==> flow/design.v <==
`timescale 1 ns / 1 ps
`default_nettype none
package bfp_pkg;
  function automatic logic [63:0] byte_reverse(input logic [63:0] din);
    for (int i = 0; i < 8; i++) begin
      byte_reverse[63-8*i-:8] = din[8*i+7-:8];
    end
  endfunction
endpackage
`timescale 1 ns / 1 ps
`default_nettype none
module fifo_srl #(
    parameter int ADDR_WIDTH = 4,
    parameter int DATA_WIDTH = 8
) (
    input logic clk,
    input logic rst,
    input logic  [DATA_WIDTH-1:0] din,
    input logic wr_en,
    output logic full,
    output logic [DATA_WIDTH-1:0] dout,
    output logic empty,
    input logic                   rd_en
);
  localparam int Depth = 2 ** ADDR_WIDTH;
  logic [DATA_WIDTH-1:0] srl   [Depth];
  logic [ADDR_WIDTH-1:0] addr;
  logic                  valid;
  assign full = &addr;
  always_ff @(posedge clk) begin
    if (wr_en && !full) begin
      srl[0] <= din;
      for (int i = 1; i < 16; i++) begin
        srl[i] <= srl[i-1];
      end
    end
  end
  assign dout = srl[addr];
  always_ff @(posedge clk) begin
    if (rst) begin
      addr <= '0;
    end else if (wr_en && ~rd_en && ~&addr && valid) begin
      addr <= addr + 1;
    end else if (rd_en && (&addr || (~wr_en && |addr))) begin
      addr <= addr - 1;
    end
  end
  always_ff @(posedge clk) begin
    if (rst) begin
      valid <= 1'b0;
    end else if (addr == '0 && wr_en) begin
      valid <= 1'b1;
    end else if (addr == '0 && ~wr_en && rd_en) begin
      valid <= 1'b0;
    end
  end
  assign empty = ~valid;
endmodule
`default_nettype wire
`timescale 1 ns / 1 ps
`default_nettype none
module bfp_comp_exp (
    input logic clk,
    input logic rst,
    input logic  [63:0] din_data,
    input logic din_valid,
    input logic din_sync,
    input logic din_last,
    output logic [63:0] dout_data,
    output logic [ 2:0] dout_state,
    output logic dout_valid,
    output logic dout_sync,
    output logic dout_last,
    input logic  [ 3:0] ud_iq_width
);
  function automatic logic [15:0] get_max2(input logic [15:0] din0, input logic [15:0] din1);
    logic [15:0] d0;
    logic [15:0] d1;
    d0 = din0[15] ? ~din0 : din0;
    d1 = din1[15] ? ~din1 : din1;
    get_max2 = d0 > d1 ? d0 : d1;
  endfunction
  function automatic logic [15:0] get_max4(input logic [15:0] din0, input logic [15:0] din1,
                                           input logic [15:0] din2, input logic [15:0] din3);
    logic [15:0] d0;
    logic [15:0] d1;
    d0 = get_max2(din0, din1);
    d1 = get_max2(din2, din3);
    get_max4 = d0 > d1 ? d0 : d1;
  endfunction
  function automatic logic [3:0] get_msb(input logic [15:0] din);
    get_msb = 0;
    for (int i = 1; i < 16; i++) begin
      if (din[i] ^ din[i-1]) get_msb = i;
    end
  endfunction
  function automatic logic [3:0] get_shift(input logic [3:0] msb, input logic [3:0] width);
    get_shift = width == 0 ? 0 : 15 - msb;
    get_shift = get_shift < 16 - width ? get_shift : 16 - width;
  endfunction
  function automatic logic [3:0] get_exp(input logic [3:0] msb, input logic [3:0] width);
    logic [4:0] temp;
    if (width == '0) begin
      temp = '0;
    end else begin
      temp = {1'b0, msb} - width + 1;
    end
    get_exp = temp[4] ? 0 : temp[3:0];
  endfunction
  function automatic logic [15:0] get_mask(input logic [3:0] w);
    logic [15:0] mask;
    case (w)
      0: mask = 16'h0000;
      1: mask = 16'h7FFF;
      2: mask = 16'h3FFF;
      3: mask = 16'h1FFF;
      4: mask = 16'h0FFF;
      5: mask = 16'h07FF;
      6: mask = 16'h03FF;
      7: mask = 16'h01FF;
      8: mask = 16'h00FF;
      9: mask = 16'h007F;
      10: mask = 16'h003F;
      11: mask = 16'h001F;
      12: mask = 16'h000F;
      13: mask = 16'h0007;
      14: mask = 16'h0003;
      default: mask = 16'h0001;
    endcase
    get_mask = mask;
  endfunction
  logic [15:0] data0  [4];
  logic [ 2:0] state0;
  generate
    for (genvar i = 0; i < 4; i++) begin : g_data0
      assign data0[i] = din_data[63-i*16-:16];
    end
  endgenerate
  always_ff @(posedge clk) begin
    if (rst || (din_valid && din_last)) begin
      state0 <= '0;
    end else if (din_valid) begin
      state0 <= state0 == 5 ? 0 : state0 + 1;
    end
  end
  logic [15:0] max1;
  logic [ 2:0] state1;
  logic        valid1;
  logic        last1;
  always_ff @(posedge clk) begin
    max1 <= get_max4(data0[0], data0[1], data0[2], data0[3]);
  end
  always_ff @(posedge clk) begin
    state1 <= state0;
    valid1 <= din_valid;
    last1  <= din_last;
  end
  logic [15:0] max2;
  logic [ 2:0] state2;
  logic [ 3:0] shift2;
  logic [ 3:0] exp2;
  logic        valid2;
  logic        last2;
  always_ff @(posedge clk) begin
    if (valid1) begin
      if (state1 == 0) begin
        max2 <= max1;
      end else begin
        max2 <= get_max2(max1, max2);
      end
    end
  end
  assign shift2 = get_shift(get_msb(max2), ud_iq_width);
  assign exp2   = get_exp(get_msb(max2), ud_iq_width);
  always_ff @(posedge clk) begin
    state2 <= state1;
    valid2 <= valid1;
    last2  <= last1;
  end
  logic [64:0] fifo3;
  logic [15:0] mask3;
  logic [15:0] data3  [4];
  logic [ 3:0] shift3;
  logic [ 3:0] exp3;
  logic [ 2:0] state3;
  logic        empty3;
  logic        valid3;
  logic        sync3;
  logic        last3;
  always_ff @(posedge clk) begin
    mask3 <= get_mask(ud_iq_width) >> 1;
  end
  generate
    for (genvar i = 0; i < 4; i++) begin : g_data3
      assign data3[i] = fifo3[63-i*16-:16];
    end
  endgenerate
  always_ff @(posedge clk) begin
    if (rst || (valid3 && last3)) begin
      state3 <= '0;
    end else if (~empty3 || valid3) begin
      state3 <= state3 == 5 ? 0 : state3 + 1;
    end
  end
  assign valid3 = ~empty3 || state3 > 0;
  always_ff @(posedge clk) begin
    if (rst) begin
      sync3 <= 1'b0;
    end else if (valid3 && last3) begin
      sync3 <= 1'b0;
    end else if (valid3) begin
      sync3 <= 1'b1;
    end
  end
  assign last3 = fifo3[64];
  logic [15:0] mask4;
  logic [15:0] data4  [4];
  logic [ 3:0] exp4;
  logic [ 2:0] state4;
  logic        valid4;
  logic        sync4;
  logic        last4;
  always_ff @(posedge clk) begin
    mask4 <= ~get_mask(ud_iq_width);
  end
  generate
    for (genvar i = 0; i < 4; i++) begin : g_data4
      always_ff @(posedge clk) begin
        data4[i] <= (data3[i] << shift3) | mask3;
      end
    end
  endgenerate
  always_ff @(posedge clk) begin
    exp4   <= exp3;
    state4 <= state3;
    valid4 <= valid3;
    sync4  <= sync3;
    last4  <= last3;
  end
  logic [63:0] data5_or;
  logic [63:0] data5_shift[4];
  logic [15:0] data5      [4];
  logic [ 6:0] shift5     [4];
  logic [ 3:0] exp5;
  logic [ 2:0] state5;
  logic        valid5;
  logic        sync5;
  logic        last5;
  generate
    for (genvar i = 0; i < 4; i++) begin : g_data5
      always_ff @(posedge clk) begin
        if (data4[i] == 16'h7FFF) begin
          data5[i] <= data4[i] & mask4;
        end else begin
          data5[i] <= (data4[i] + 1) & mask4;
        end
      end
      always_comb begin
        data5_shift[i] = {data5[i], 48'b0} >> shift5[i];
      end
    end
  endgenerate
  always_comb begin
    if (state5 == 0) begin
      data5_or = {4'b0, exp5, 56'b0};
    end else begin
      data5_or = 64'b0;
    end
    for (int i = 0; i < 4; i++) begin
      data5_or = data5_or | data5_shift[i];
    end
  end
  generate
    for (genvar i = 0; i < 4; i++) begin : g_shift5
      always_ff @(posedge clk) begin
        if (state4 == 0) begin
          shift5[i] <= i * ud_iq_width + 8;
        end else begin
          shift5[i] <= i * ud_iq_width;
        end
      end
    end
  endgenerate
  always_ff @(posedge clk) begin
    exp5   <= exp4;
    state5 <= state4;
    valid5 <= valid4;
    sync5  <= sync4;
    last5  <= last4;
  end
  always_ff @(posedge clk) begin
    dout_data  <= data5_or;
    dout_state <= state5;
    dout_sync  <= sync5;
    dout_valid <= valid5;
    dout_last  <= last5;
  end
  logic [7:0] exp_fifo_din;
  logic       exp_fifo_wr;
  logic [7:0] exp_fifo_dout;
  logic       exp_fifo_rd;
  assign exp_fifo_din = {shift2, exp2};
  assign exp_fifo_wr  = valid2 && (state2 == 5 || last2);
  assign exp_fifo_rd  = (state3 == 0);
  assign {shift3, exp3} = exp_fifo_dout;
  fifo_srl #(
      .DATA_WIDTH(8)
  ) i_exp_fifo (
      .clk  (clk),
      .rst  (rst),
      .din  (exp_fifo_din),
      .wr_en(exp_fifo_wr),
      .full (   ),
      .dout (exp_fifo_dout),
      .empty(empty3),
      .rd_en(exp_fifo_rd)
  );
  fifo_srl #(
      .DATA_WIDTH(65)
  ) i_data_fifo (
      .clk  (clk),
      .rst  (rst),
      .din  ({din_last, din_data}),
      .wr_en(din_valid),
      .full (   ),
      .dout (fifo3),
      .empty(   ),
      .rd_en(valid3)
  );
endmodule
`default_nettype wire
`timescale 1 ns / 1 ps
`default_nettype none
module bfp_comp_gearbox (
    input logic clk,
    input logic rst,
    input logic  [63:0] din_data,
    input logic  [ 2:0] din_state,
    input logic din_valid,
    input logic din_sync,
    input logic din_last,
    output logic [63:0] m_axis_tdata,
    output logic [ 7:0] m_axis_tkeep,
    output logic m_axis_tvalid,
    output logic m_axis_tlast,
    input logic [3:0] ud_iq_width
);
  logic [63:0] data_shift;
  logic [63:0] data_shift_f;
  logic [63:0] tdata;
  logic [63:0] tdata_f;
  logic [ 4:0] cnt;
  logic [ 4:0] cnt_next;
  logic [ 5:0] shift;
  logic        last_extend;
  assign {data_shift, data_shift_f} = {din_data, 64'b0} >> shift;
  always_ff @(posedge clk) begin
    if (rst) begin
      cnt <= '0;
    end else if (din_valid && din_last && cnt_next > 16) begin
      cnt <= cnt_next;
    end else if (din_valid && din_last) begin
      cnt <= '0;
    end else if (din_valid) begin
      cnt <= cnt_next;
    end else if (last_extend) begin
      cnt <= '0;
    end
  end
  always_comb begin
    if (din_state == 0) begin
      cnt_next = (cnt & 5'h0F) + 2 + ud_iq_width;
    end else begin
      cnt_next = (cnt & 5'h0F) + ud_iq_width;
    end
  end
  assign shift = {cnt[3:0], 2'b0};
  always_ff @(posedge clk) begin
    last_extend <= din_valid && din_last && (cnt_next > 16);
  end
  always_ff @(posedge clk) begin
    if (last_extend) begin
        tdata <= tdata_f | data_shift;
    end else if (din_valid) begin
      if (~din_sync) begin
        tdata <= data_shift;
      end else if (cnt[4]) begin
        tdata <= tdata_f | data_shift;
      end else begin
        tdata <= tdata | data_shift;
      end
    end
  end
  always_ff @(posedge clk) begin
    if (din_valid) begin
      tdata_f <= data_shift_f;
    end
  end
  assign m_axis_tdata  = bfp_pkg::byte_reverse(tdata);
  always_ff @(posedge clk) begin
    if (din_valid && din_last) begin
      m_axis_tvalid <= 1'b1;
    end else if (last_extend) begin
      m_axis_tvalid <= 1'b1;
    end else if (din_valid && cnt_next >= 16) begin
      m_axis_tvalid <= 1'b1;
    end else begin
      m_axis_tvalid <= 1'b0;
    end
  end
  always_ff @(posedge clk) begin
    if (din_valid && din_last && cnt_next <= 16) begin
      m_axis_tlast <= 1'b1;
    end else if (last_extend) begin
      m_axis_tlast <= 1'b1;
    end else if (din_valid) begin
      m_axis_tlast <= 1'b0;
    end
  end
  always_ff @(posedge clk) begin
    if (din_valid && din_last && cnt_next < 16) begin
      m_axis_tkeep <= 8'hFF >> (8 - shift / 8);
    end else if (last_extend) begin
      m_axis_tkeep <= 8'hFF >> (8 - shift / 8);
    end else if (din_valid) begin
      m_axis_tkeep <= 8'hFF;
    end
  end
endmodule
`default_nettype wire
`timescale 1 ns / 1 ps
`default_nettype none
module bfp_comp (
    input logic clk,
    input logic rst,
    input logic  [63:0] s_axis_tdata,
    input logic  [ 7:0] s_axis_tkeep,
    input logic s_axis_tvalid,
    input logic s_axis_tlast,
    input logic  [31:0] s_axis_tuser,
    output logic [63:0] m_axis_tdata,
    output logic [ 7:0] m_axis_tkeep,
    output logic m_axis_tvalid,
    output logic m_axis_tlast,
    output logic [31:0] m_axis_tuser,
    input logic  [ 3:0] ctrl_ud_comp_meth,
    input logic  [ 3:0] ctrl_ud_iq_width
);
  logic [63:0] s_axis_tdata_reversed;
  logic [63:0] data0;
  logic        valid0;
  logic        last0;
  logic [31:0] user0;
  logic        sync0;
  logic [ 3:0] ud_iq_width;
  logic [63:0] d0_data;
  logic [ 2:0] d0_state;
  logic        d0_valid;
  logic        d0_sync;
  logic        d0_last;
  logic [31:0] fifo_din;
  logic        fifo_wr;
  logic [31:0] fifo_dout;
  logic        fifo_rd;
  assign s_axis_tdata_reversed = bfp_pkg::byte_reverse(s_axis_tdata);
  always_ff @(posedge clk) begin
    data0  <= s_axis_tdata_reversed;
    valid0 <= s_axis_tvalid;
    last0  <= s_axis_tlast;
    user0  <= s_axis_tuser;
  end
  always_ff @(posedge clk) begin
    if (rst || (valid0 && last0)) begin
      sync0 <= 1'b0;
    end else if (valid0) begin
      sync0 <= 1'b1;
    end
  end
  assign fifo_din = user0;
  assign fifo_wr  = valid0 && ~sync0;
  assign fifo_rd  = d0_valid & ~d0_sync;
  always_ff @(posedge clk) begin
    if (fifo_rd) begin
      m_axis_tuser <= fifo_dout;
    end
  end
  always_ff @(posedge clk) begin
    if (ctrl_ud_comp_meth == 1) begin
      ud_iq_width <= ctrl_ud_iq_width;
    end else begin
      ud_iq_width <= '0;
    end
  end
  bfp_comp_exp i_exp (
      .clk        (clk),
      .rst        (rst),
      .din_data   (data0),
      .din_valid  (valid0),
      .din_sync   (sync0),
      .din_last   (last0),
      .dout_data  (d0_data),
      .dout_state (d0_state),
      .dout_valid (d0_valid),
      .dout_sync  (d0_sync),
      .dout_last  (d0_last),
      .ud_iq_width(ud_iq_width)
  );
  bfp_comp_gearbox i_gearbox (
      .clk          (clk),
      .rst          (rst),
      .din_data     (d0_data),
      .din_state    (d0_state),
      .din_valid    (d0_valid),
      .din_sync     (d0_sync),
      .din_last     (d0_last),
      .m_axis_tdata (m_axis_tdata),
      .m_axis_tkeep (m_axis_tkeep),
      .m_axis_tvalid(m_axis_tvalid),
      .m_axis_tlast (m_axis_tlast),
      .ud_iq_width  (ud_iq_width)
  );
  fifo_srl #(
      .DATA_WIDTH(32)
  ) i_user_fifo (
      .clk  (clk),
      .rst  (rst),
      .din  (fifo_din),
      .wr_en(fifo_wr),
      .full (   ),
      .dout (fifo_dout),
      .empty(   ),
      .rd_en(fifo_rd)
  );
endmodule
`default_nettype wire
# --- Reports on bfp_comp ---
# What the tools print for bfp_comp, step after step.
# Line numbers count from 1 in the design file above.
# Cell names lack the library's common part.
design:
  design: "bfp_comp"
  clk_port: "clk"
  lib: "sky130hd"
  pvt_corner: "tt_025C_1v80"

# --- Word level ---
# Source: Yosys, flattened and elaborated. Widths are those after wreduce. Print and check cells do not count. Equal cells are merged and count once.
# Memory sizes are those after Yosys's memory passes, which may raise the word count (mostly to a power of two), join words into wider ones and drop unused or constant bits.
op_classes:
  add_sub_neg: 23
  mul: 1
  cmp: 10
  n_eq: 53
  shifts: 10
  n_mux: 69
  logic: 49
  n_reduce_logical: 75
op_table:
  columns: ["operator", "n"]
  rows:
  - ["65-bit case mux with 16-bit select", 1]
  - ["32-bit case mux with 16-bit select", 1]
  - ["64-bit OR", 5]
  - ["64-bit two-way mux", 4]
  - ["16-bit two-way mux", 15]
  - ["128-bit by 6-bit right shift with 128-bit output", 1]
  - ["16-bit bitwise AND", 8]
  - ["64-bit by 7-bit right shift with 64-bit output", 2]
  - ["8-bit case mux with 16-bit select", 1]
  - ["16-bit NOT", 7]
  - ["4-bit == test (second input constant)", 24]
  - ["4-bit two-way mux", 19]
  - ["16-bit by 1-bit adder with 16-bit output (second input constant)", 4]
  - ["16-bit by 15-bit == test with 1-bit output (second input constant)", 4]
  - ["16-bit by 15-bit OR with 16-bit output", 4]
  - ["16-bit > comparator", 4]
  - ["16-bit by 4-bit left shift with 16-bit output", 4]
  - ["60-bit by 64-bit OR with 64-bit output", 1]
  - ["64-bit by 5-bit right shift with 64-bit output", 1]
  - ["64-bit by 6-bit right shift with 64-bit output", 1]
  - ["60-bit two-way mux", 1]
  - ["4-bit by 3-bit == test with 1-bit output (second input constant)", 12]
  - ["1-bit logical AND", 36]
  - ["5-bit two-way mux", 7]
  - ["4-bit by 32-bit < comparator with 1-bit output", 1]
  - ["8-bit by 32-bit right shift with 8-bit output (first input constant)", 1]
  - ["4-bit by 2-bit == test with 1-bit output (second input constant)", 6]
  - ["8-bit two-way mux", 3]
# Not listed: further kinds 39, cells in them 112.
bits:
  register_bits: 2297
  romBits: 480
  clocked_rd_ports_x_width: 30
  n_memories: 2
  input_bits: 116
  output_inout_bits: 106
  elab_cells: 403
memory_table:
  columns: ["memory", "size", "word_bits", "rd", "wr", "line_no", "text"]
  rows:
  - ["(name not given)", 16, 15, 1, 0, 112, "case (w)"]
  - ["(name not given)", 16, 15, 1, 0, 112, null]

# --- Depth ---
# Depth = most cells in a row (Yosys ltp): at word level without a register or memory, in the mapped netlist without a sequential cell, where the memories' decode and read muxes count.
depth:
  depth_word: 20
  abc_area: 0
  ltp_mapped: 24
  ltp_nobuf: 20

# --- Synthesis result ---
# Source: synth_stat.txt of the flow (Yosys; design flattened, memories mapped). It holds for the ABC_AREA given above (unset counts as 0); a run with the other value may have another netlist.
# The area totals of this step are shown rounded.
by_type:
  columns: ["cell_type", "n", "type_area_um2"]
  rows:
  - ["edfxtp_1", 1859, 5.58E+04]
  - ["dfxtp_1", 435, 8.71E+03]
  - ["mux2i_1", 337, 3.37E+03]
  - ["a22oi_1", 319, 2.39E+03]
  - ["nand2_1", 440, 1.65E+03]
  - ["ha_1", 113, 1.41E+03]
  - ["a21oi_1", 261, 1.31E+03]
  - ["a22o_1", 143, 1.25E+03]
  - ["a221oi_1", 142, 1.24E+03]
  - ["nor2_1", 327, 1.23E+03]
  - ["o21ai_0", 189, 945.907]
  - ["mux4_2", 41, 923.386]
  - ["a222oi_1", 89, 890.854]
  - ["mux2_2", 77, 867.082]
  - ["clkbuf_1", 186, 698.17]
  - ["buf_2", 136, 680.653]
  - ["xor2_1", 64, 560.538]
  - ["inv_1", 148, 555.533]
# Other cell types: 85; their cells: 1247.
synth_totals:
  cell_count: 6553
  synth_area_um2: 93700
  seq_area_um2: 64500
  ff_cells: 2294
# The figures by module come from a second, unflattened synthesis with its own total; it is not the netlist above.
unflattened:
  cells_unflattened: 6581
  hier_area_um2: 93700
# Rows give one instance, submodules left out.
by_module:
  columns: ["mod", "n_inst", "cells", "mod_area_um2", "seq_area_um2"]
  rows:
  - ["fifo_srl #(DATA_WIDTH=65)", 1, 2198, 39000, 31300]
  - ["fifo_srl #(DATA_WIDTH=32)", 1, 1112, 19400, 15500]
  - ["bfp_comp_exp", 1, 2044, 18200, 6340]
  - ["bfp_comp_gearbox", 1, 750, 8740, 4120]
  - ["fifo_srl #(DATA_WIDTH=8)", 1, 333, 5290, 3940]
  - ["bfp_comp", 1, 144, 3100, 3020]

# --- Path before layout ---
# Path of least setup slack by OpenSTA after synthesis, without wires, with an ideal clock, recovery checks aside; 20% of the period is set as input and as output delay. Where synthesis merged equal registers, the netlist keeps one of their names.
synth_path:
  kind: "reg2reg"
  from: "reg i_exp.i_data_fifo.addr[0]"
  to: "reg i_exp.i_data_fifo.addr[1]"
  period_ps: 8138
  t_first_pin_ps: 0
  t_arrival_ps: 53188
  required_ps: 8054
  slack_ps: -45134
  delay_ps: 53272
  stages: 9
  path_buffers: 2
  synth_period_reached_ps: 53272
# "delay_ps" is the arrival time less input delay plus setup time.
# "stages": output pins that drive a net of the path, with the launching flip-flop's if there is one; two outputs of one cell count as two.
# "synth_period_reached_ps" = period - worst setup slack (recovery checks aside). The figure is calculated, with input and output delays left at 20% of the set period.
# Between the ends stands the longest chain of elaborated cells between them, by number of cells; it is not shown to be the way that was timed. Of several equally long chains one is given.
# Each line given opens the expression or statement behind the cell; cells for indexed reads and writes are added by Yosys, which also makes memories of some case tables.
# At most two assigning lines are given for a register; there are more.
synth_via:
  path_cell_list: "dfxtp_1 -> ha_1 -> buf_6 -> and3_1 -> buf_2 -> nor2b_1 -> nor3b_1 -> mux2_2 -> nor3_1"
  elab_chain_cells: 6
  cone_cells: 13
  cone_classes: "add/sub (2); mux (2); reduce/logical (9)"
synth_rtl:
  columns: ["item", "line_no", "text"]
  rows:
  - ["start: declaration", 27, "logic [ADDR_WIDTH-1:0] addr;"]
  - ["start: assignment", 43, "addr <= addr + 1;"]
  - ["start: assignment", 45, "addr <= addr - 1;"]
  - ["4-bit OR reduction", 44, "end else if (rd_en && (&addr || (~wr_en && |addr))) begin"]
  - ["1-bit logical AND", 44, null]
  - ["1-bit logical OR", 44, null]
  - ["1-bit logical AND", 44, null]
  - ["4-bit two-way mux", 44, null]
  - ["4-bit two-way mux", 42, "end else if (wr_en && ~rd_en && ~&addr && valid) begin"]
  - ["end: assignment", 43, null]
  - ["end: assignment", 45, null]
  - ["end: declaration", 27, null]

# --- Worst path after layout ---
# Path of least setup slack in the final report of job 1 (OpenROAD, finished layout, wires in). Where an end is a register, its clock arrival counts in the times.
# The report prints the path's times to 10 ps; the period is as set.
layout_path:
  kind: "reg2reg"
  from: "reg data0[15]"
  to: "reg i_exp.max1[4]"
  period_ps: 7690
  t_first_pin_ps: 890
  t_arrival_ps: 6010
  required_ps: 8450
  slack_ps: 2440
  stages: 22
  path_buffers: 3
# Between the ends stands the longest chain of elaborated cells between them, by number of cells; it is not shown to be the way that was timed. Of several equally long chains one is given.
layout_via:
  path_cell_list: "dfxtp_1 -> buf_16 -> xor2_1 -> inv_1 -> ha_1 -> nand4_1 -> or2_2 -> nor2_1 -> a21oi_1 -> a31oi_2 -> buf_4 -> mux2i_1 -> ha_1 -> a21o_1 -> a21o_1 -> a21o_1 -> a21oi_1 -> o211ai_1 -> a2111oi_0 -> nor2_1 -> buf_4 -> mux2i_1"
  elab_chain_cells: 6
  cone_cells: 6
  cone_classes: "compare (2); mux (3); logic (1)"
layout_rtl:
  columns: ["item", "line_no", "text"]
  rows:
  - ["start: declaration", 450, "logic [63:0] data0;"]
  - ["start: assignment", 467, "data0  <= s_axis_tdata_reversed;"]
  - ["16-bit NOT", 80, "d1 = din1[15] ? ~din1 : din1;"]
  - ["16-bit two-way mux", 80, null]
  - ["16-bit > comparator", 81, "get_max2 = d0 > d1 ? d0 : d1;"]
  - ["16-bit two-way mux", 81, null]
  - ["16-bit > comparator", 89, "get_max4 = d0 > d1 ? d0 : d1;"]
  - ["16-bit two-way mux", 89, null]
  - ["end: assignment", 151, "max1 <= get_max4(data0[0], data0[1], data0[2], data0[3]);"]
  - ["end: declaration", 146, "logic [15:0] max1;"]

# 6 stored runs of bfp_comp in the flow (synthesis by Yosys, layout by OpenROAD, sky130hd cells), in arbitrary order. Constraints: input delay and output delay 20% of the set period each, output load 0.01 pF.
# "achieved_period_ps" = clock period - worst setup slack. The figure is calculated, with input and output delays left at 20% of the set period.
# By "worst_path_ps" is meant the share of the clock period that the worst setup path is allowed (20% is reserved at inputs, 20% at outputs), minus its slack. Clock arrival times at its registers enter into it.
# By "power_total_uw" is meant OpenSTA's value without simulated activity: inputs other than the clock are taken to toggle once in ten clock periods, and the tool carries that through the logic.
# "worst_path_ps" is known to 10 ps.
# Results are given in rounded form.
runs:
  - name: "job 1"
    settings:
      ABC_AREA: 0
      CAP_MARGIN: 35
      CORE_UTILIZATION: 34
      PLACE_DENSITY: 0.49
      SETUP_SLACK_MARGIN: 1.98
      SLEW_MARGIN: 0
      period_ns: 7.69
      CORE_MARGIN: 2
    results:
      synth_chip_area_um2: 93700
      die_area_um2: 280000
      post_route_stdcell_area_um2: 108000
      utilization_pct: 39.6
      setup_worst_slack_ps: 2440
      tns_setup_ps: 0
      ws_hold_ps: 313
      power_total_uw: 36900
      achieved_period_ps: 5249
      worst_path_ps: 5250
      worstPathKind: "reg2reg"
  - name: "job 2"
    settings:
      ABC_AREA: 1
      CELL_PAD_IN_SITES_DETAIL_PLACEMENT: 2
      CORE_ASPECT_RATIO: 1.1
      CORE_MARGIN: 5
      CORE_UTILIZATION: 32
      CTS_CLUSTER_DIAMETER: 230
      CTS_CLUSTER_SIZE: 81
      MAX_ROUTING_LAYER: "met4"
      MIN_ROUTING_LAYER: "met2"
      PLACE_DENSITY: 0.6
      period_ns: 7.74
      CAP_MARGIN: 20
      SLEW_MARGIN: 20
    results:
      synth_chip_area_um2: 93200
      die_area_um2: 302000
      post_route_stdcell_area_um2: 101000
      utilization_pct: 34.9
      setup_worst_slack_ps: 1760
      tns_setup_ps: 0
      ws_hold_ps: 351
      power_total_uw: 35200
      achieved_period_ps: 5979
      worst_path_ps: 5980
      worstPathKind: "reg2reg"
  - name: "job 3"
    settings:
      ABC_AREA: 1
      CELL_PAD_IN_SITES_DETAIL_PLACEMENT: 2
      CORE_ASPECT_RATIO: 1.88
      CORE_MARGIN: 5
      CORE_UTILIZATION: 32
      CTS_CLUSTER_DIAMETER: 230
      CTS_CLUSTER_SIZE: 81
      MAX_ROUTING_LAYER: "met5"
      MIN_ROUTING_LAYER: "met1"
      PLACE_DENSITY: 0.6
      period_ns: 7.74
      CAP_MARGIN: 20
      SLEW_MARGIN: 20
    results:
      synth_chip_area_um2: 93200
      die_area_um2: 303000
      post_route_stdcell_area_um2: 101000
      utilization_pct: 34.9
      setup_worst_slack_ps: 2130
      tns_setup_ps: 0
      ws_hold_ps: 354
      power_total_uw: 34300
      achieved_period_ps: 5612
      worst_path_ps: 5610
      worstPathKind: "reg2reg"
  - name: "job 4"
    settings:
      CORE_UTILIZATION: 59
      GPL_ROUTABILITY_DRIVEN: 0
      GPL_TIMING_DRIVEN: 1
      PLACE_DENSITY_LB_ADDON: 0.2
      period_ns: 8.98
      CAP_MARGIN: 20
      CORE_MARGIN: 2
      SLEW_MARGIN: 20
    results:
      synth_chip_area_um2: 93700
      die_area_um2: 162000
      post_route_stdcell_area_um2: 105000
      utilization_pct: 66.5
      setup_worst_slack_ps: 3190
      tns_setup_ps: 0
      ws_hold_ps: 325
      power_total_uw: 30300
      achieved_period_ps: 5794
      worst_path_ps: 5790
      worstPathKind: "reg2reg"
  - name: "job 5"
    settings:
      CORE_UTILIZATION: 62
      period_ns: 6.06
      CAP_MARGIN: 20
      CORE_MARGIN: 2
      SLEW_MARGIN: 20
    results:
      synth_chip_area_um2: 93700
      die_area_um2: 154000
      post_route_stdcell_area_um2: 105000
      utilization_pct: 70.2
      setup_worst_slack_ps: 703
      tns_setup_ps: 0
      ws_hold_ps: 300
      power_total_uw: 45400
      achieved_period_ps: 5357
      worst_path_ps: 5360
      worstPathKind: "reg2reg"
  - name: "job 6"
    settings:
      period_ns: 6.06
      CAP_MARGIN: 20
      CORE_MARGIN: 2
      CORE_UTILIZATION: 40
      SLEW_MARGIN: 20
    results:
      synth_chip_area_um2: 93700
      die_area_um2: 238000
      post_route_stdcell_area_um2: 107000
      utilization_pct: 46.1
      setup_worst_slack_ps: 524
      tns_setup_ps: 0
      ws_hold_ps: 260
      power_total_uw: 46200
      achieved_period_ps: 5536
      worst_path_ps: 5540
      worstPathKind: "reg2reg"
